==> flow/design.v <==
module RA1SH (
   Q,
   CLK,
   CEN,
   WEN,
   A,
   D,
   OEN
);
   parameter BITS = 16;
   parameter word_depth = 16;
   parameter addr_width = 4;
   output [BITS-1:0] Q;
   input CLK;
   input CEN;
   input WEN;
   input [addr_width-1:0] A;
   input [BITS-1:0] D;
   input OEN;
   reg [BITS-1:0] mem [0:word_depth-1];
   reg [BITS-1:0] Qi;
   always @(posedge CLK) begin
      if (!CEN) begin
         if (!WEN) begin
            mem[A] <= D;
            Qi <= D;
         end else begin
            Qi <= mem[A];
         end
      end
   end
   assign Q = OEN ? {BITS{1'b0}} : Qi;
endmodule
module CPU(
				clk,
			  rst_n,
		   IO_stall,
         awid_m_inf,
       awaddr_m_inf,
       awsize_m_inf,
      awburst_m_inf,
        awlen_m_inf,
      awvalid_m_inf,
      awready_m_inf,
        wdata_m_inf,
        wlast_m_inf,
       wvalid_m_inf,
       wready_m_inf,
          bid_m_inf,
        bresp_m_inf,
       bvalid_m_inf,
       bready_m_inf,
         arid_m_inf,
       araddr_m_inf,
        arlen_m_inf,
       arsize_m_inf,
      arburst_m_inf,
      arvalid_m_inf,
      arready_m_inf, 
          rid_m_inf,
        rdata_m_inf,
        rresp_m_inf,
        rlast_m_inf,
       rvalid_m_inf,
       rready_m_inf 
);
input  wire clk, rst_n;
output reg  IO_stall;
parameter ID_WIDTH = 4 , ADDR_WIDTH = 32, DATA_WIDTH = 16, DRAM_NUMBER=2, WRIT_NUMBER=1;
output  wire [WRIT_NUMBER * ID_WIDTH-1:0]        awid_m_inf;
output  wire [WRIT_NUMBER * ADDR_WIDTH-1:0]    awaddr_m_inf;
output  wire [WRIT_NUMBER * 3 -1:0]            awsize_m_inf;
output  wire [WRIT_NUMBER * 2 -1:0]           awburst_m_inf;
output  wire [WRIT_NUMBER * 7 -1:0]             awlen_m_inf;
output  wire [WRIT_NUMBER-1:0]                awvalid_m_inf;
input   wire [WRIT_NUMBER-1:0]                awready_m_inf;
output  wire [WRIT_NUMBER * DATA_WIDTH-1:0]     wdata_m_inf;
output  wire [WRIT_NUMBER-1:0]                  wlast_m_inf;
output  wire [WRIT_NUMBER-1:0]                 wvalid_m_inf;
input   wire [WRIT_NUMBER-1:0]                 wready_m_inf;
input   wire [WRIT_NUMBER * ID_WIDTH-1:0]         bid_m_inf;
input   wire [WRIT_NUMBER * 2 -1:0]             bresp_m_inf;
input   wire [WRIT_NUMBER-1:0]             	   bvalid_m_inf;
output  wire [WRIT_NUMBER-1:0]                 bready_m_inf;
output  wire [DRAM_NUMBER * ID_WIDTH-1:0]       arid_m_inf;
output  wire [DRAM_NUMBER * ADDR_WIDTH-1:0]   araddr_m_inf;
output  wire [DRAM_NUMBER * 7 -1:0]            arlen_m_inf;
output  wire [DRAM_NUMBER * 3 -1:0]           arsize_m_inf;
output  wire [DRAM_NUMBER * 2 -1:0]          arburst_m_inf;
output  wire [DRAM_NUMBER-1:0]               arvalid_m_inf;
input   wire [DRAM_NUMBER-1:0]               arready_m_inf;
input   wire [DRAM_NUMBER * ID_WIDTH-1:0]         rid_m_inf;
input   wire [DRAM_NUMBER * DATA_WIDTH-1:0]     rdata_m_inf;
input   wire [DRAM_NUMBER * 2 -1:0]             rresp_m_inf;
input   wire [DRAM_NUMBER-1:0]                  rlast_m_inf;
input   wire [DRAM_NUMBER-1:0]                 rvalid_m_inf;
output  wire [DRAM_NUMBER-1:0]                 rready_m_inf;
reg  [3:0]current_state ;
reg  [3:0]next_state ;
reg signed [15:0] core_r0 , core_r1 , core_r2 , core_r3 ;
reg signed [15:0] core_r4 , core_r5 , core_r6 , core_r7 ;
reg signed [15:0] core_r8 , core_r9 , core_r10, core_r11;
reg signed [15:0] core_r12, core_r13, core_r14, core_r15;
wire  MEM_cen, MEM_oen;
reg   MEM_wen;
wire  [3:0]MEM_adr;
reg   [15:0]MEM_in ;
wire  [15:0] MEM_out;
wire  [2:0]opcode;
wire  [3:0]rs,rt,rd;
wire  func;
wire  signed[4:0]imm;
wire  [15:0]address;
wire  [15:0]inst;
reg   [15:0]inst_reg1, inst_reg2;
reg   signed [15:0]rs_data,rt_data,rd_data;
reg   in_valid_inst ;
wire  out_valid_inst ;
reg   signed [12:0] pc ;
reg   [4:0]inst_mode ; 
wire  signed [15:0]data_addr;
wire  out_finish_data;
reg   in_valid_data_write ;
reg   in_valid_data_read;
wire  out_valid_data ;
wire  signed[15:0]load_data ;
parameter EMPTY         = 5'd0 ;
parameter ADD           = 5'd1 ;
parameter SUB           = 5'd2 ;
parameter SLT           = 5'd3 ;
parameter MUL           = 5'd4 ;
parameter LOAD          = 5'd5 ;
parameter STORE         = 5'd6 ;
parameter BRANCH        = 5'd7 ;
parameter JUMP          = 5'd8 ;
parameter IDLE              = 4'd0  ;
parameter INST_FETCH_1      = 4'd1  ;
parameter INST_FETCH_2      = 4'd2  ;
parameter SRAM_STORE        = 4'd3  ;
parameter SRAM_TAKE         = 4'd4  ;
parameter INST_DECODE       = 4'd5  ;
parameter EXECUTE           = 4'd6  ;
parameter DATA_LOAD         = 4'd7  ;
parameter DATA_STORE        = 4'd8  ;
parameter WAIT_OUT_FINISH   = 4'd9  ;
parameter WAIT_OUT_VALID_DATA = 4'd10 ;
parameter WRITE_BACK        = 4'd11 ;
parameter CHECK_REG         = 4'd12 ;
assign opcode = inst_reg2[15:13] ;
assign rs     = inst_reg2[12: 9] ;
assign rt     = inst_reg2[ 8: 5] ;
assign rd     = inst_reg2[ 4: 1] ;
assign func   = inst_reg2[0] ;
assign imm    = inst_reg2[ 4: 0] ;
assign address = { 3'b000 , inst_reg2[12:0] } ;
assign data_addr = {4'b0001, ((rs_data + imm) * 2 )} ;  
always@(posedge clk or negedge rst_n)begin
  if(!rst_n)  current_state <= IDLE ;
  else        current_state <= next_state ;
end
always@(*)begin
    case(current_state)
        IDLE : begin
            next_state = INST_FETCH_1 ;
        end
        INST_FETCH_1 : begin
            next_state = INST_FETCH_2 ;
        end
        INST_FETCH_2 : begin
            if(out_valid_inst)  next_state = SRAM_STORE  ;
            else                next_state = INST_FETCH_2 ;
        end
        SRAM_STORE : begin
            next_state = SRAM_TAKE;
        end
        SRAM_TAKE : begin
            next_state = INST_DECODE;
        end
        INST_DECODE : begin
            next_state = EXECUTE ;
        end
        EXECUTE : begin
            if(opcode[2:1] == 2'b00)      next_state = WRITE_BACK  ;  
            else if(opcode == 3'b011)     next_state = DATA_LOAD   ;  
            else if(opcode == 3'b010)     next_state = DATA_STORE  ;  
            else                          next_state = CHECK_REG   ;  
        end
        WRITE_BACK : begin
            next_state = CHECK_REG ;
        end
        DATA_LOAD : begin
            next_state = WAIT_OUT_VALID_DATA;
        end
        DATA_STORE : begin
            next_state = WAIT_OUT_FINISH;
        end
        WAIT_OUT_VALID_DATA :begin
            if(out_valid_data)      next_state = CHECK_REG ;
            else                    next_state = WAIT_OUT_VALID_DATA ;
        end
        WAIT_OUT_FINISH : begin
            if(out_finish_data)  next_state = CHECK_REG;
            else                 next_state = WAIT_OUT_FINISH ;
        end
        CHECK_REG : begin
            next_state = IDLE ;
        end
        default: next_state = current_state ;
    endcase
end
always@(posedge clk or negedge rst_n)begin
    if(!rst_n)    pc <= 13'b0;
    else begin
        if(current_state == CHECK_REG) begin
            if(opcode == 3'b101 &&  (rs_data== rt_data) )    pc  <= pc + 2 + (imm << 1)  ;   
            else if(opcode == 3'b100 )                       pc  <= address;
            else pc <= pc + 2 ;
        end
    end 
end
always@(*)begin
    case(current_state)
        INST_FETCH_1 : in_valid_inst = 1 ;
        default :      in_valid_inst = 0;
    endcase
end
always@(*)begin
    case(current_state)
        DATA_LOAD : in_valid_data_read = 1 ;
        default :      in_valid_data_read = 0;
    endcase
end
always@(*)begin
    case(current_state)
        SRAM_STORE : MEM_wen = 0 ;
        default :    MEM_wen = 1 ;
    endcase
end
always@(*)begin
    case(current_state)
        SRAM_STORE : MEM_in = inst_reg1;
        default :    MEM_in = 0;
    endcase
end
always@(posedge clk or negedge rst_n)begin
    if(!rst_n)      inst_reg1 <= 0;
    else if(out_valid_inst)  inst_reg1 <= inst;
 end
 always@(posedge clk or negedge rst_n)begin
    if(!rst_n)      inst_reg2 <= 0;
    else if(current_state == SRAM_TAKE) inst_reg2 <= MEM_out;
 end
always@(*)begin
    case(opcode)
        3'b000 : begin
            if(func)    inst_mode = ADD ;
            else        inst_mode = SUB ;
        end 
        3'b001 : begin
            if(func)    inst_mode = SLT ;
            else        inst_mode = MUL ;
        end
        3'b011 :        inst_mode = LOAD    ;
        3'b010 :        inst_mode = STORE   ;
        3'b101 :        inst_mode = BRANCH  ;      
        3'b100 :        inst_mode = JUMP    ;
        default : inst_mode = EMPTY ;
    endcase
end
always @(posedge clk or negedge rst_n) begin
    if (!rst_n)     rs_data <= 0 ;
    else begin
        if (current_state == INST_DECODE) begin
            case(rs)
                0:      rs_data <= core_r0  ;
                1:      rs_data <= core_r1  ;
                2:      rs_data <= core_r2  ;
                3:      rs_data <= core_r3  ;
                4:      rs_data <= core_r4  ;
                5:      rs_data <= core_r5  ;
                6:      rs_data <= core_r6  ;
                7:      rs_data <= core_r7  ;
                8:      rs_data <= core_r8  ;
                9:      rs_data <= core_r9  ;
                10:     rs_data <= core_r10 ; 
                11:     rs_data <= core_r11 ; 
                12:     rs_data <= core_r12 ; 
                13:     rs_data <= core_r13 ; 
                14:     rs_data <= core_r14 ; 
                15:     rs_data <= core_r15 ; 
            endcase
        end         
    end
end
always @(posedge clk or negedge rst_n) begin
    if (!rst_n)     rt_data <= 0 ;
    else begin
        if (current_state == INST_DECODE) begin
            case(rt)
                0:      rt_data <= core_r0  ;
                1:      rt_data <= core_r1  ;
                2:      rt_data <= core_r2  ;
                3:      rt_data <= core_r3  ;
                4:      rt_data <= core_r4  ;
                5:      rt_data <= core_r5  ;
                6:      rt_data <= core_r6  ;
                7:      rt_data <= core_r7  ;
                8:      rt_data <= core_r8  ;
                9:      rt_data <= core_r9  ;
                10:     rt_data <= core_r10 ; 
                11:     rt_data <= core_r11 ; 
                12:     rt_data <= core_r12 ; 
                13:     rt_data <= core_r13 ; 
                14:     rt_data <= core_r14 ; 
                15:     rt_data <= core_r15 ; 
            endcase
        end         
    end
end
always@(posedge clk or negedge rst_n)begin
    if(!rst_n)      rd_data <= 0 ;
    else begin
        if(current_state == EXECUTE) begin
            case(inst_mode)
                ADD : rd_data <= rs_data + rt_data ;
                SUB : rd_data <= rs_data - rt_data ;
                SLT : begin
                    if(rt_data > rs_data)   rd_data <= 1'b1 ;
                    else                    rd_data <= 1'b0;
                end 
                MUL : rd_data <= rs_data * rt_data ;
                default : rd_data <= 0 ;
            endcase
        end
    end
end
always@(*)begin
    case(current_state)
        DATA_STORE :          in_valid_data_write = 1'b1;
        default :             in_valid_data_write = 1'b0;
    endcase
end
always@(posedge clk or negedge rst_n)begin
    if(!rst_n)begin
        IO_stall <= 1;
    end
    else begin
        case(current_state)
            CHECK_REG : IO_stall <= 0;
            default: IO_stall <= 1 ;
        endcase
    end
end
always@(posedge clk or negedge rst_n)begin
    if(!rst_n)begin
        core_r0  <= 0;
    end
    else begin
        if(current_state == WRITE_BACK && rd == 0) core_r0 <= rd_data ;
        else if (out_valid_data==1     && rt == 0) core_r0 <= load_data ;
    end
end
always@(posedge clk or negedge rst_n)begin
    if(!rst_n)begin
        core_r1  <= 0;
    end
    else begin
        if(current_state == WRITE_BACK && rd == 1) core_r1 <= rd_data ;
        else if (out_valid_data==1     && rt == 1) core_r1 <= load_data ;
    end
end
always@(posedge clk or negedge rst_n)begin
    if(!rst_n)begin
        core_r2  <= 0;
    end
    else begin
        if(current_state == WRITE_BACK && rd == 2) core_r2 <= rd_data ;
        else if (out_valid_data==1     && rt == 2) core_r2 <= load_data ;
    end
end
always@(posedge clk or negedge rst_n)begin
    if(!rst_n)begin
        core_r3  <= 0;
    end
    else begin
        if(current_state == WRITE_BACK && rd == 3) core_r3 <= rd_data ;
        else if (out_valid_data==1     && rt == 3) core_r3 <= load_data ;
    end
end
always@(posedge clk or negedge rst_n)begin
    if(!rst_n)begin
        core_r4  <= 0;
    end
    else begin
        if(current_state == WRITE_BACK && rd == 4) core_r4 <= rd_data ;
        else if (out_valid_data==1     && rt == 4) core_r4 <= load_data ;
    end
end
always@(posedge clk or negedge rst_n)begin
    if(!rst_n)begin
        core_r5  <= 0;
    end
    else begin
        if(current_state == WRITE_BACK && rd == 5) core_r5 <= rd_data ;
        else if (out_valid_data==1     && rt == 5) core_r5 <= load_data ;
    end
end
always@(posedge clk or negedge rst_n)begin
    if(!rst_n)begin
        core_r6  <= 0;
    end
    else begin
        if(current_state == WRITE_BACK && rd == 6) core_r6 <= rd_data ;
        else if (out_valid_data==1     && rt == 6) core_r6 <= load_data ;
    end
end
always@(posedge clk or negedge rst_n)begin
    if(!rst_n)begin
        core_r7  <= 0;
    end
    else begin
        if(current_state == WRITE_BACK && rd == 7) core_r7 <= rd_data ;
        else if (out_valid_data==1     && rt == 7) core_r7 <= load_data ;
    end
end
always@(posedge clk or negedge rst_n)begin
    if(!rst_n)begin
        core_r8  <= 0;
    end
    else begin
        if(current_state == WRITE_BACK && rd == 8) core_r8 <= rd_data ;
        else if (out_valid_data==1     && rt == 8) core_r8 <= load_data ;
    end
end
always@(posedge clk or negedge rst_n)begin
    if(!rst_n)begin
        core_r9  <= 0;
    end
    else begin
        if(current_state == WRITE_BACK && rd == 9) core_r9 <= rd_data ;
        else if (out_valid_data==1     && rt == 9) core_r9 <= load_data ;
    end
end
always@(posedge clk or negedge rst_n)begin
    if(!rst_n)begin
        core_r10  <= 0;
    end
    else begin
        if(current_state == WRITE_BACK && rd == 10) core_r10 <= rd_data ;
        else if (out_valid_data==1     && rt == 10) core_r10 <= load_data ;
    end
end
always@(posedge clk or negedge rst_n)begin
    if(!rst_n)begin
        core_r11  <= 0;
    end
    else begin
        if(current_state == WRITE_BACK && rd == 11) core_r11 <= rd_data ;
        else if (out_valid_data==1     && rt == 11) core_r11 <= load_data ;
    end
end
always@(posedge clk or negedge rst_n)begin
    if(!rst_n)begin
        core_r12  <= 0;
    end
    else begin
        if(current_state == WRITE_BACK && rd == 12) core_r12 <= rd_data ;
        else if (out_valid_data==1     && rt == 12) core_r12 <= load_data ;
    end
end
always@(posedge clk or negedge rst_n)begin
    if(!rst_n)begin
        core_r13  <= 0;
    end
    else begin
        if(current_state == WRITE_BACK && rd == 13) core_r13 <= rd_data ;
        else if (out_valid_data==1     && rt == 13) core_r13 <= load_data ;
    end
end
always@(posedge clk or negedge rst_n)begin
    if(!rst_n)begin
        core_r14  <= 0;
    end
    else begin
        if(current_state == WRITE_BACK && rd == 14) core_r14 <= rd_data ;
        else if (out_valid_data==1     && rt == 14) core_r14 <= load_data ;
    end
end
always@(posedge clk or negedge rst_n)begin
    if(!rst_n)begin
        core_r15  <= 0;
    end
    else begin
        if(current_state == WRITE_BACK && rd == 15) core_r15 <= rd_data ;
        else if (out_valid_data==1     && rt == 15) core_r15 <= load_data ;
    end
end
assign MEM_cen = 0 ;
assign MEM_oen = 0 ;
assign MEM_adr = 0 ;
RA1SH X_0 (.Q(MEM_out) , .CLK(clk), .CEN(MEM_cen), .WEN(MEM_wen) , .A(MEM_adr) , .D(MEM_in), .OEN(MEM_oen));
read_DRAM_instruction Read_Inst(
                .clk(clk),
              .rst_n(rst_n),
           .in_valid(in_valid_inst),
            .in_addr(pc),
          .out_valid(out_valid_inst),
           .out_inst(inst),
         .arid_m_inf(arid_m_inf[DRAM_NUMBER * ID_WIDTH-1:ID_WIDTH]),
       .araddr_m_inf(araddr_m_inf[DRAM_NUMBER * ADDR_WIDTH-1:ADDR_WIDTH]),
        .arlen_m_inf(arlen_m_inf[DRAM_NUMBER * 7 -1:7]),
       .arsize_m_inf(arsize_m_inf[DRAM_NUMBER * 3 -1:3]),
      .arburst_m_inf(arburst_m_inf[DRAM_NUMBER * 2 -1:2]),
      .arvalid_m_inf(arvalid_m_inf[1]),
      .arready_m_inf(arready_m_inf[1]), 
          .rid_m_inf(rid_m_inf[DRAM_NUMBER * ID_WIDTH-1:ID_WIDTH]),
        .rdata_m_inf(rdata_m_inf[DRAM_NUMBER * DATA_WIDTH-1:DATA_WIDTH]),
        .rresp_m_inf(rresp_m_inf[DRAM_NUMBER * 2 -1:2]),
        .rlast_m_inf(rlast_m_inf[1]),
       .rvalid_m_inf(rvalid_m_inf[1]),
       .rready_m_inf(rready_m_inf[1]) 
);
read_DRAM_data read_DRAM_data(
                .clk(clk),
              .rst_n(rst_n),
           .in_valid(in_valid_data_read),
            .in_addr(data_addr[11:0]),
          .out_valid(out_valid_data),
           .out_data(load_data),
         .arid_m_inf(arid_m_inf[ID_WIDTH-1:0]),
       .araddr_m_inf(araddr_m_inf[ADDR_WIDTH-1:0]),
        .arlen_m_inf(arlen_m_inf[7 -1:0]),
       .arsize_m_inf(arsize_m_inf[3 -1:0]),
      .arburst_m_inf(arburst_m_inf[2 -1:0]),
      .arvalid_m_inf(arvalid_m_inf[0]),
      .arready_m_inf(arready_m_inf[0]), 
          .rid_m_inf(rid_m_inf[ID_WIDTH-1:0]),
        .rdata_m_inf(rdata_m_inf[DATA_WIDTH-1:0]),
        .rresp_m_inf(rresp_m_inf[2 -1:0]),
        .rlast_m_inf(rlast_m_inf[0]),
       .rvalid_m_inf(rvalid_m_inf[0]),
       .rready_m_inf(rready_m_inf[0]) 
);
write_DRAM_data WRITE_DATA(
                .clk(clk),
              .rst_n(rst_n),
           .in_valid(in_valid_data_write),
            .in_addr(data_addr[11:0]),
            .in_data(rt_data),
         .out_finish(out_finish_data),
         .awid_m_inf(awid_m_inf),
       .awaddr_m_inf(awaddr_m_inf),
       .awsize_m_inf(awsize_m_inf),
      .awburst_m_inf(awburst_m_inf),
        .awlen_m_inf(awlen_m_inf),
      .awvalid_m_inf(awvalid_m_inf),
      .awready_m_inf(awready_m_inf),
        .wdata_m_inf(wdata_m_inf),
        .wlast_m_inf(wlast_m_inf),
       .wvalid_m_inf(wvalid_m_inf),
       .wready_m_inf(wready_m_inf),
          .bid_m_inf(bid_m_inf),
        .bresp_m_inf(bresp_m_inf),
       .bvalid_m_inf(bvalid_m_inf),
       .bready_m_inf(bready_m_inf)
);
endmodule
module read_DRAM_instruction(
                clk,
              rst_n,
           in_valid,
            in_addr,
          out_valid,
           out_inst,
         arid_m_inf,
       araddr_m_inf,
        arlen_m_inf,
       arsize_m_inf,
      arburst_m_inf,
      arvalid_m_inf,
      arready_m_inf, 
          rid_m_inf,
        rdata_m_inf,
        rresp_m_inf,
        rlast_m_inf,
       rvalid_m_inf,
       rready_m_inf 
);
parameter ID_WIDTH = 4 , ADDR_WIDTH = 32, DATA_WIDTH = 16, DRAM_NUMBER=2, WRIT_NUMBER=1;
input  wire clk, rst_n;
input  in_valid;
input  [12:0] in_addr;  
output reg out_valid;
output reg [15:0] out_inst;
output  wire [ID_WIDTH-1:0]       arid_m_inf;
output  wire [ADDR_WIDTH-1:0]   araddr_m_inf;
output  wire [7 -1:0]            arlen_m_inf;
output  wire [3 -1:0]           arsize_m_inf;
output  wire [2 -1:0]          arburst_m_inf;
output  reg                    arvalid_m_inf;
input   wire                   arready_m_inf;
input   wire [ID_WIDTH-1:0]         rid_m_inf;
input   wire [DATA_WIDTH-1:0]     rdata_m_inf;
input   wire [2 -1:0]             rresp_m_inf;
input   wire                      rlast_m_inf;
input   wire                     rvalid_m_inf;
output  reg                      rready_m_inf;
reg     [1:0]current_state,next_state;
reg     [15:0]out_reg;
assign arid_m_inf = 0 ;
assign arlen_m_inf = 7'b0 ;
assign arsize_m_inf = 3'b001 ;
assign arburst_m_inf = 2'b01 ;
assign araddr_m_inf = {16'd0, 4'b0001, in_addr[11:0] };
parameter   IDLE = 2'd0;
parameter   SEND = 2'd1;
parameter   WAIT = 2'd2;
parameter   OUT  = 2'd3;
always@(posedge clk or negedge rst_n)begin
  if(!rst_n)  current_state <= 0;
  else current_state <= next_state;
end
always@(*)begin
    case(current_state)
        IDLE : begin
            if(in_valid)    next_state = SEND ;
            else            next_state = IDLE ;
        end
        SEND : begin
            if(arready_m_inf) next_state = WAIT ;
            else              next_state = SEND ;
        end
        WAIT : begin
            if(rlast_m_inf)  next_state = OUT ;
            else             next_state = WAIT;
        end
        OUT: begin
            next_state = IDLE;
        end
        default : next_state = current_state;
    endcase
end
always@(*)begin
    case(current_state)
        SEND : arvalid_m_inf = 1 ;
        default : arvalid_m_inf = 0;
    endcase
end
always@(*)begin
    case(current_state)
        WAIT : rready_m_inf = 1;
        default : rready_m_inf = 0;
    endcase
end
always@(*)begin
    case(current_state)
        OUT :     out_valid = 1;
        default : out_valid = 0;
    endcase
end
always@(posedge clk or negedge rst_n)begin
  if(!rst_n)            out_reg <= 0;
  else if(rlast_m_inf)  out_reg <= rdata_m_inf;
end
always@(*)begin
    case(current_state)
        OUT :     out_inst = out_reg ;  
        default : out_inst = 0 ; 
    endcase
end
endmodule
module read_DRAM_data(
                clk,
              rst_n,
           in_valid,
            in_addr,
            in_data,
          out_valid,
           out_data,
         arid_m_inf,
       araddr_m_inf,
        arlen_m_inf,
       arsize_m_inf,
      arburst_m_inf,
      arvalid_m_inf,
      arready_m_inf, 
          rid_m_inf,
        rdata_m_inf,
        rresp_m_inf,
        rlast_m_inf,
       rvalid_m_inf,
       rready_m_inf 
);
parameter ID_WIDTH = 4 , ADDR_WIDTH = 32, DATA_WIDTH = 16, DRAM_NUMBER=2, WRIT_NUMBER=1;
input  wire clk, rst_n;
input  in_valid;
input  [11:0] in_addr;
input  [15:0] in_data;
output reg out_valid;
output reg [15:0] out_data;
output  wire [ID_WIDTH-1:0]       arid_m_inf;
output  wire [ADDR_WIDTH-1:0]   araddr_m_inf;
output  wire [7 -1:0]            arlen_m_inf;
output  wire [3 -1:0]           arsize_m_inf;
output  wire [2 -1:0]          arburst_m_inf;
output  reg                    arvalid_m_inf;
input   wire                   arready_m_inf;
input   wire [ID_WIDTH-1:0]         rid_m_inf;
input   wire [DATA_WIDTH-1:0]     rdata_m_inf;
input   wire [2 -1:0]             rresp_m_inf;
input   wire                      rlast_m_inf;
input   wire                     rvalid_m_inf;
output  reg                      rready_m_inf;
parameter IDLE  = 2'd0 ;
parameter SEND  = 2'd1 ;
parameter WAIT  = 2'd2 ;
parameter OUT   = 2'd3 ;
reg      [1:0] current_state, next_state;
reg      [15:0]out_reg;
assign   arid_m_inf = 0 ;
assign   arlen_m_inf = 7'b0 ;
assign   arsize_m_inf = 3'b001 ;
assign   arburst_m_inf = 2'b01 ;
assign   araddr_m_inf = { 16'd0 , 4'b001 , in_addr } ;
always @(posedge clk or negedge rst_n) begin
    if (!rst_n)     current_state <= IDLE ;
    else            current_state <= next_state ;
end
always @(*)begin
    case(current_state)
        IDLE : begin
            if(in_valid)    next_state = SEND ;
            else            next_state = IDLE ;
        end
        SEND : begin
            if(arready_m_inf) next_state = WAIT ;
            else              next_state = SEND ; 
        end
        WAIT : begin
            if(rlast_m_inf)  next_state = OUT ;
            else             next_state = WAIT;
        end
        OUT : begin
            next_state = IDLE;
        end
        default : next_state = current_state ;
    endcase
end
always@(*)begin
    case(current_state)
        SEND : arvalid_m_inf = 1 ;
        default : arvalid_m_inf = 0;
    endcase
end
always@(*)begin
    case(current_state)
        WAIT :    rready_m_inf = 1;
        default : rready_m_inf = 0;
    endcase
end
always@(*)begin
    case(current_state)
        OUT :     out_valid = 1;
        default : out_valid = 0;
    endcase
end
always@(posedge clk or negedge rst_n)begin
  if(!rst_n)            out_reg <= 0;
  else if(rlast_m_inf)  out_reg <= rdata_m_inf;
end
always@(*)begin
    case(current_state)
        OUT :     out_data = out_reg ;  
        default : out_data = 0 ; 
    endcase
end
endmodule
module write_DRAM_data(
                clk,
              rst_n,
           in_valid,
            in_addr,
            in_data,
         out_finish,
         awid_m_inf,
       awaddr_m_inf,
       awsize_m_inf,
      awburst_m_inf,
        awlen_m_inf,
      awvalid_m_inf,
      awready_m_inf,
        wdata_m_inf,
        wlast_m_inf,
       wvalid_m_inf,
       wready_m_inf,
          bid_m_inf,
        bresp_m_inf,
       bvalid_m_inf,
       bready_m_inf
);
parameter ID_WIDTH = 4 , ADDR_WIDTH = 32, DATA_WIDTH = 16, DRAM_NUMBER=2, WRIT_NUMBER=1;
input  wire clk, rst_n;
input  in_valid;
input  [11:0] in_addr;  
input  [15:0] in_data;
output reg out_finish;
output  wire [ID_WIDTH-1:0]        awid_m_inf;
output  wire [ADDR_WIDTH-1:0]    awaddr_m_inf;
output  wire [3 -1:0]            awsize_m_inf;
output  wire [2 -1:0]           awburst_m_inf;
output  wire [7 -1:0]             awlen_m_inf;
output  reg                     awvalid_m_inf;
input   wire                    awready_m_inf;
output  reg  [DATA_WIDTH-1:0]     wdata_m_inf;
output  reg                       wlast_m_inf;
output  reg                      wvalid_m_inf;
input   wire                     wready_m_inf;
input   wire [ID_WIDTH-1:0]         bid_m_inf;
input   wire [2 -1:0]             bresp_m_inf;
input   wire                     bvalid_m_inf;
output  wire                     bready_m_inf;
parameter IDLE = 3'd0 ;
parameter SEND = 3'd1 ;
parameter WAIT = 3'd2 ;
parameter OUT  = 3'd3 ;
parameter RESPONSE = 3'd4;
reg  [2:0] current_state, next_state;
always @(posedge clk or negedge rst_n) begin
    if (!rst_n)     current_state <= IDLE ;
    else            current_state <= next_state ;
end
always @(*) begin
    case(current_state)
        IDLE : begin
            if(in_valid)        next_state = SEND ;
            else                next_state = IDLE ;
        end
        SEND : begin
            if(awready_m_inf)   next_state = WAIT ;
            else                next_state = SEND ;
        end
        WAIT : begin
            if(wready_m_inf)    next_state = OUT ;
            else                next_state = WAIT;
        end
        OUT : begin
            next_state = RESPONSE ;
        end
        RESPONSE : begin
            if(bvalid_m_inf) next_state = IDLE ;
            else             next_state = RESPONSE ;
        end
        default : next_state = current_state ;
    endcase
end
assign awid_m_inf = 0 ;
assign awlen_m_inf = 7'd0 ;
assign awsize_m_inf = 3'b001 ;
assign awburst_m_inf = 2'b01 ;
assign awaddr_m_inf = { 16'd0 , 4'b0001, in_addr } ;
assign bready_m_inf = (current_state == RESPONSE) ? 1 : 0 ;
always @(*) begin
    case(current_state)
        SEND :    awvalid_m_inf = 1 ;
        default : awvalid_m_inf = 0 ;
    endcase
end
always@(*)begin
    case(current_state)
        WAIT :    wvalid_m_inf = 1;
        default : wvalid_m_inf = 0;
    endcase
end
always@(*)begin
    case(current_state)
        WAIT :    wdata_m_inf = in_data ;
        default : wdata_m_inf = 0 ;
    endcase
end
always@(*)begin
    case(current_state)
        WAIT :    wlast_m_inf = 1;
        default : wlast_m_inf = 0;
    endcase
end
always@(*)begin
    case(current_state)
        OUT :     out_finish = 1;
        default : out_finish = 0;
    endcase
end
endmodule
# Step by step through the tools: CPU
# Tool output for the design above, in the order of the flow.
# Line numbers count from 1 in the design file above.
# Cell names lack the library's common part.
inputs:
  design: "CPU"
  clock_port: "clk"
  cell_library: "sky130hd"
  corner: "tt_025C_1v80"

# Elaborated design
# Counts by Yosys on the flattened word-level netlist (proc, flatten, opt, wreduce; memories kept). Register bits leave out memories and registers merged into their read ports (data or address). Print and check cells are left out. Cells with the same type and inputs are merged into one.
# Yosys's memory passes give these memory sizes; they may raise the number of words (mostly to a power of two), join words into wider ones and drop unused or constant bits.
bits:
  ff_bits: 393
  ramBits: 256
  clocked_rd_ports_x_width: 16
  n_memories: 1
  in_bits: 61
memory_table:
  columns: ["memory", "size", "width", "read_ports", "wr", "line_no", "text"]
  rows:
  - ["X_0.mem", 16, 16, 1, 1, 20, "reg [BITS-1:0] mem [0:word_depth-1];"]
op_classes:
  addsub: 5
  mul: 1
  n_cmp: 1
  eq_ne: 77
  n_mux: 81
  n_reduce_logical: 60
op_table:
  columns: ["cell", "n"]
  rows:
  - ["16-bit 2-to-1 mux", 36]
  - ["16-bit case mux with 16-bit select", 2]
  - ["16-bit by 16-bit multiplier with 16-bit output", 1]
  - ["4-bit == test with constant B", 29]
  - ["4-bit by 3-bit == test with 1-bit output with constant B", 16]
  - ["16-bit case mux with 4-bit select", 1]
  - ["4-bit case mux with 13-bit select", 1]
  - ["1-bit logical AND", 33]
  - ["2-bit nonzero test", 16]
  - ["4-bit by 2-bit == test with 1-bit output with constant B", 8]
  - ["13-bit 2-to-1 mux", 2]
  - ["4-bit case mux with 6-bit select", 1]
  - ["1-bit 2-to-1 mux", 23]
  - ["16-bit adder", 1]
  - ["16-bit subtractor", 1]
  - ["16-bit greater-than comparator", 1]
  - ["16-bit == test", 1]
  - ["4-bit by 1-bit == test with 1-bit output with constant B", 4]
  - ["4-bit zero test", 4]
  - ["2-bit case mux with 4-bit select", 2]
  - ["3-bit case mux with 5-bit select", 1]
  - ["3-bit 2-to-1 mux", 5]
  - ["13-bit by 3-bit adder with 13-bit output with constant B", 1]
  - ["13-bit by 6-bit adder with 13-bit output", 1]
  - ["13-bit nonzero test", 1]
  - ["3-bit by 2-bit == test with 1-bit output with constant B", 4]
  - ["4-bit 2-to-1 mux", 3]
  - ["11-bit by 5-bit adder with 11-bit output", 1]
# Not listed: further kinds 11, cells in them 25.

# Depth
# Depth = most cells in a row (Yosys ltp): at word level without a register or memory, in the mapped netlist without a sequential cell, where the memories' decode and read muxes count.
logic_depth:
  depth_word: 5
  abc_area: 0
  depth_mapped: 24
  depth_no_buf: 23

# Synthesis result
# Source: synth_stat.txt of the flow (Yosys; design flattened, memories mapped). It holds for the ABC_AREA given above (unset counts as 0); a run with the other value may have another netlist.
# Totals and module areas in this step are rounded.
mapped:
  cells: 3098
  mapped_area_um2: 28800
  seqArea_um2: 10700
  ff_cells: 423
types:
  columns: ["cell_type", "n", "area_total_um2"]
  rows:
  - ["dfrtp_1", 402, 1.01E+04]
  - ["mux2i_1", 268, 2.68E+03]
  - ["fa_1", 82, 1.64E+03]
  - ["ha_1", 115, 1438.88]
  - ["a22oi_1", 175, 1313.76]
  - ["a21oi_1", 245, 1.23E+03]
  - ["nor2_1", 302, 1.13E+03]
  - ["buf_4", 134, 1.01E+03]
  - ["nand2_1", 225, 844.56]
  - ["o21ai_0", 161, 805.773]
  - ["inv_1", 198, 743.213]
  - ["mux2_2", 63, 709.43]
  - ["clkbuf_1", 161, 604.33]
  - ["edfxtp_1", 16, 480.461]
  - ["xnor2_1", 53, 464.195]
  - ["o221ai_1", 32, 280.269]
  - ["nand4_1", 43, 269.008]
  - ["a22o_1", 28, 245.235]
# Not listed: further types 66, cells in them 395.
# By module: a second synthesis without flattening, with its own total; a netlist apart from the flattened one above.
hier_totals:
  cells_unflattened: 3662
  area_unflattened_um2: 39400
# Rows give one instance, submodules left out.
by_module:
  columns: ["mod", "instances", "n_cells", "mod_area_um2"]
  rows:
  - ["CPU", 1, 2837, 25600]
  - ["RA1SH", 1, 512, 10600]
  - ["read_DRAM_data", 1, 114, 1260]
  - ["read_DRAM_instruction", 1, 114, 1260]
  - ["write_DRAM_data", 1, 85, 684]

# Worst setup path after synthesis
# Source: OpenSTA report_checks on the synthesized netlist (no wires, ideal clock, input and output delay 20% of the period each), path of least setup slack; recovery checks are left aside. Register names are those of the netlist, which keeps one name where synthesis merged equal registers.
synth_timing:
  kind: "register -> register"
  from: "register rt_data[4]"
  to: "register rd_data[13]"
  tclk_ns: 6.0
  t_first_pin_ns: 0.000
  t_arrival_ns: 5.156
  required_time_ns: 5.868
  setup_slack_ns: 0.712
  path_delay_ns: 5.288
  stages: 21
  n_path_buf: 1
  synth_period_reached_ns: 5.288
# "path_delay_ns" = arrival - input delay + setup time.
# "stages": output pins that drive a net of the path, with the launching flip-flop's if there is one; two outputs of one cell count as two.
# "synth_period_reached_ns" = period - worst setup slack (recovery checks aside). The figure is calculated, with input and output delays left at 20% of the set period.
# Between the ends stands the longest chain of elaborated cells between them, by number of cells; it is not shown to be the way that was timed. Of several equally long chains one is given.
# A line is the first line of the expression or statement that the cell stems from. Yosys adds cells for indexed reads and writes and turns some case tables into memories.
# A register here has more assigning lines than the two given.
synth_between:
  path_cell_list: "dfrtp_1 -> inv_1 -> clkbuf_1 -> nor2_1 -> fa_1 -> inv_1 -> fa_1 -> fa_1 -> fa_1 -> inv_1 -> fa_1 -> inv_1 -> fa_1 -> inv_1 -> ha_1 -> nand3_1 -> a21oi_1 -> or4_1 -> nand3_1 -> and3b_1 -> o21ai_1"
  elab_chain_len: 2
  cells_between: 4
  cone_lines: 4
synth_rtl:
  columns: ["element", "line_no", "text"]
  rows:
  - ["from (decl)", 116, "reg   signed [15:0]rs_data,rt_data,rd_data;"]
  - ["from (assign)", 300, "0:      rt_data <= core_r0  ;"]
  - ["from (assign)", 301, "1:      rt_data <= core_r1  ;"]
  - ["16-bit by 16-bit multiplier with 16-bit output", 331, "MUL : rd_data <= rs_data * rt_data ;"]
  - ["16-bit case mux with 4-bit select", 324, "case(inst_mode)"]
  - ["to (assign)", 325, "ADD : rd_data <= rs_data + rt_data ;"]
  - ["to (assign)", 326, "SUB : rd_data <= rs_data - rt_data ;"]
  - ["to (decl)", 116, null]

# Timing after layout
# Path of least setup slack in the final report of flow run B (OpenROAD, finished layout, wires in). Where an end is a register, its clock arrival counts in the times.
layout_timing:
  kind: "register -> output"
  from: "register rs_data[1]"
  to: "output port araddr_m_inf[11]"
  tclk_ns: 7.16
  t_first_pin_ns: 0.58
  t_arrival_ns: 4.60
  required_time_ns: 5.73
  setup_slack_ns: 1.12
  stages: 12
  n_path_buf: 1
# Between the ends stands the longest chain of elaborated cells between them, by number of cells; it is not shown to be the way that was timed. Of several equally long chains one is given.
# A register here has more assigning lines than the two given.
layout_between:
  path_cell_list: "dfrtp_1 -> inv_1 -> fa_1 -> nor2b_1 -> o21ai_0 -> a21boi_0 -> o21ai_0 -> a21boi_0 -> o21ai_0 -> and2_1 -> a211oi_1 -> clkdlybuf4s50_1"
  elab_chain_len: 1
  cells_between: 1
  cone_lines: 1
layout_rtl:
  columns: ["element", "line_no", "text"]
  rows:
  - ["from (decl)", 116, "reg   signed [15:0]rs_data,rt_data,rd_data;"]
  - ["from (assign)", 275, "0:      rs_data <= core_r0  ;"]
  - ["from (assign)", 276, "1:      rs_data <= core_r1  ;"]
  - ["11-bit by 5-bit adder with 11-bit output", 156, "assign data_addr = {4'b0001, ((rs_data + imm) * 2 )} ;"]
  - ["to (decl)", 86, "output  wire [DRAM_NUMBER * ADDR_WIDTH-1:0]   araddr_m_inf;"]

# Flow runs of CPU

Record of 4 stored runs of the RTL-to-layout flow on CPU, platform sky130hd. The runs are unordered. Constraints: input delay and output delay 20% of the set period each, output load 0.01 pF.
"achieved_period_ns" = clock period - worst setup slack. The figure is calculated, with input and output delays left at 20% of the set period.
By "worstPathTime_ns" is meant the share of the clock period that the worst setup path is allowed (20% is reserved at inputs, 20% at outputs), minus its slack. Clock arrival times at its registers enter into it.
"power.total_uw" is the tool's figure for a default switching activity; nothing was simulated.
The measured numbers are rounded.

--- flow run A ---
==> flow/run.sh <==
#!/bin/bash
# the make line also repeats the synthesis and layout settings of config.mk as NAME=value (left out here)
make -C /OpenROAD-flow-scripts/flow DESIGN_CONFIG=/design/flow/config.mk WORK_HOME=/design/flow/orfs CLKGATE_MAP_FILE= finish
==> flow/config.mk <==
export PLATFORM = sky130hd
export DESIGN_NAME = CPU
export DESIGN_NICKNAME = CPU
export VERILOG_FILES = /design/flow/design.v
export SDC_FILE = /design/flow/constraint.sdc
export NUM_CORES = 4
export LEC_CHECK = 0
export CAP_MARGIN = 0
export CELL_PAD_IN_SITES_DETAIL_PLACEMENT = 1
export CORE_ASPECT_RATIO = 0.74
export CORE_MARGIN = 4
export CORE_UTILIZATION = 53
export CTS_CLUSTER_DIAMETER = 314
export GPL_TIMING_DRIVEN = 0
export MIN_ROUTING_LAYER = met2
export SETUP_SLACK_MARGIN = 1.0
export SLEW_MARGIN = 30
export TNS_END_PERCENT = 95
==> flow/constraint.sdc <==
create_clock -name core_clock -period 6.0 [get_ports {clk}]
set_input_delay 1.2000 -clock core_clock [delete_from_list [all_inputs] [get_ports {clk}]]
set_output_delay 1.2000 -clock core_clock [all_outputs]
set_load 0.01 [all_outputs]

==> results, as YAML <==
outcome: "incomplete, routing halted on GRT-0116"

--- flow run B ---
==> flow/run.sh <==
#!/bin/bash
# the make line also repeats the synthesis and layout settings of config.mk as NAME=value (left out here)
make -C /OpenROAD-flow-scripts/flow DESIGN_CONFIG=/design/flow/config.mk WORK_HOME=/design/flow/orfs CLKGATE_MAP_FILE= finish
==> flow/config.mk <==
export PLATFORM = sky130hd
export DESIGN_NAME = CPU
export DESIGN_NICKNAME = CPU
export VERILOG_FILES = /design/flow/design.v
export SDC_FILE = /design/flow/constraint.sdc
export NUM_CORES = 4
export LEC_CHECK = 0
export CAP_MARGIN = 25
export CORE_MARGIN = 2
export CORE_UTILIZATION = 62
export GPL_TIMING_DRIVEN = 1
export HOLD_SLACK_MARGIN = 0.19
export MAX_ROUTING_LAYER = met5
export PLACE_DENSITY = 0.57
export SLEW_MARGIN = 20
export TNS_END_PERCENT = 45
==> flow/constraint.sdc <==
create_clock -name core_clock -period 7.16 [get_ports {clk}]
set_input_delay 1.4320 -clock core_clock [delete_from_list [all_inputs] [get_ports {clk}]]
set_output_delay 1.4320 -clock core_clock [all_outputs]
set_load 0.01 [all_outputs]

==> results, as YAML <==
results:
  die_um2: 48100
  power.total_uw: 5210
  worstPathTime_ns: 4.60
  critical_path_kind: "register -> output"
  finalCellArea_um2: 31200
  ws_setup_ns: 1.12
  achieved_period_ns: 6.037
  tns_setup_ns: 0.000
  layout_utilization_pct: 68.6
  synthesis_area_um2: 28800

--- flow run C ---
==> flow/run.sh <==
#!/bin/bash
# the make line also repeats the synthesis and layout settings of config.mk as NAME=value (left out here)
make -C /OpenROAD-flow-scripts/flow DESIGN_CONFIG=/design/flow/config.mk WORK_HOME=/design/flow/orfs CLKGATE_MAP_FILE= finish
==> flow/config.mk <==
export PLATFORM = sky130hd
export DESIGN_NAME = CPU
export DESIGN_NICKNAME = CPU
export VERILOG_FILES = /design/flow/design.v
export SDC_FILE = /design/flow/constraint.sdc
export NUM_CORES = 4
export LEC_CHECK = 0
export CAP_MARGIN = 20
export CORE_MARGIN = 2
export CORE_UTILIZATION = 40
export SLEW_MARGIN = 20
==> flow/constraint.sdc <==
create_clock -name core_clock -period 6.0 [get_ports {clk}]
set_input_delay 1.2000 -clock core_clock [delete_from_list [all_inputs] [get_ports {clk}]]
set_output_delay 1.2000 -clock core_clock [all_outputs]
set_load 0.01 [all_outputs]

==> results, as YAML <==
results:
  die_um2: 74100
  power.total_uw: 6340
  worstPathTime_ns: 5.78
  critical_path_kind: "register -> register"
  finalCellArea_um2: 31900
  ws_setup_ns: 0.219
  achieved_period_ns: 5.781
  tns_setup_ns: 0.000
  layout_utilization_pct: 44.7
  synthesis_area_um2: 28800

--- flow run D ---
==> flow/run.sh <==
#!/bin/bash
# the make line also repeats the synthesis and layout settings of config.mk as NAME=value (left out here)
make -C /OpenROAD-flow-scripts/flow DESIGN_CONFIG=/design/flow/config.mk WORK_HOME=/design/flow/orfs CLKGATE_MAP_FILE= finish
==> flow/config.mk <==
export PLATFORM = sky130hd
export DESIGN_NAME = CPU
export DESIGN_NICKNAME = CPU
export VERILOG_FILES = /design/flow/design.v
export SDC_FILE = /design/flow/constraint.sdc
export NUM_CORES = 4
export LEC_CHECK = 0
export CAP_MARGIN = 40
export CELL_PAD_IN_SITES_GLOBAL_PLACEMENT = 1
export CORE_ASPECT_RATIO = 1.96
export CORE_MARGIN = 2
export CORE_UTILIZATION = 57
export CTS_CLUSTER_DIAMETER = 155
export CTS_CLUSTER_SIZE = 36
export MAX_ROUTING_LAYER = met4
export MIN_ROUTING_LAYER = met1
export PLACE_DENSITY_LB_ADDON = 0.23
export SETUP_SLACK_MARGIN = 1.14
export SLEW_MARGIN = 30
==> flow/constraint.sdc <==
create_clock -name core_clock -period 4.07 [get_ports {clk}]
set_input_delay 0.8140 -clock core_clock [delete_from_list [all_inputs] [get_ports {clk}]]
set_output_delay 0.8140 -clock core_clock [all_outputs]
set_load 0.01 [all_outputs]

==> results, as YAML <==
results:
  die_um2: 52400
  power.total_uw: 6880
  worstPathTime_ns: 5.22
  critical_path_kind: "register -> register"
  finalCellArea_um2: 33100
  ws_setup_ns: -1.15
  achieved_period_ns: 5.215
  tns_setup_ns: -8.54
  layout_utilization_pct: 66.2
  synthesis_area_um2: 28800
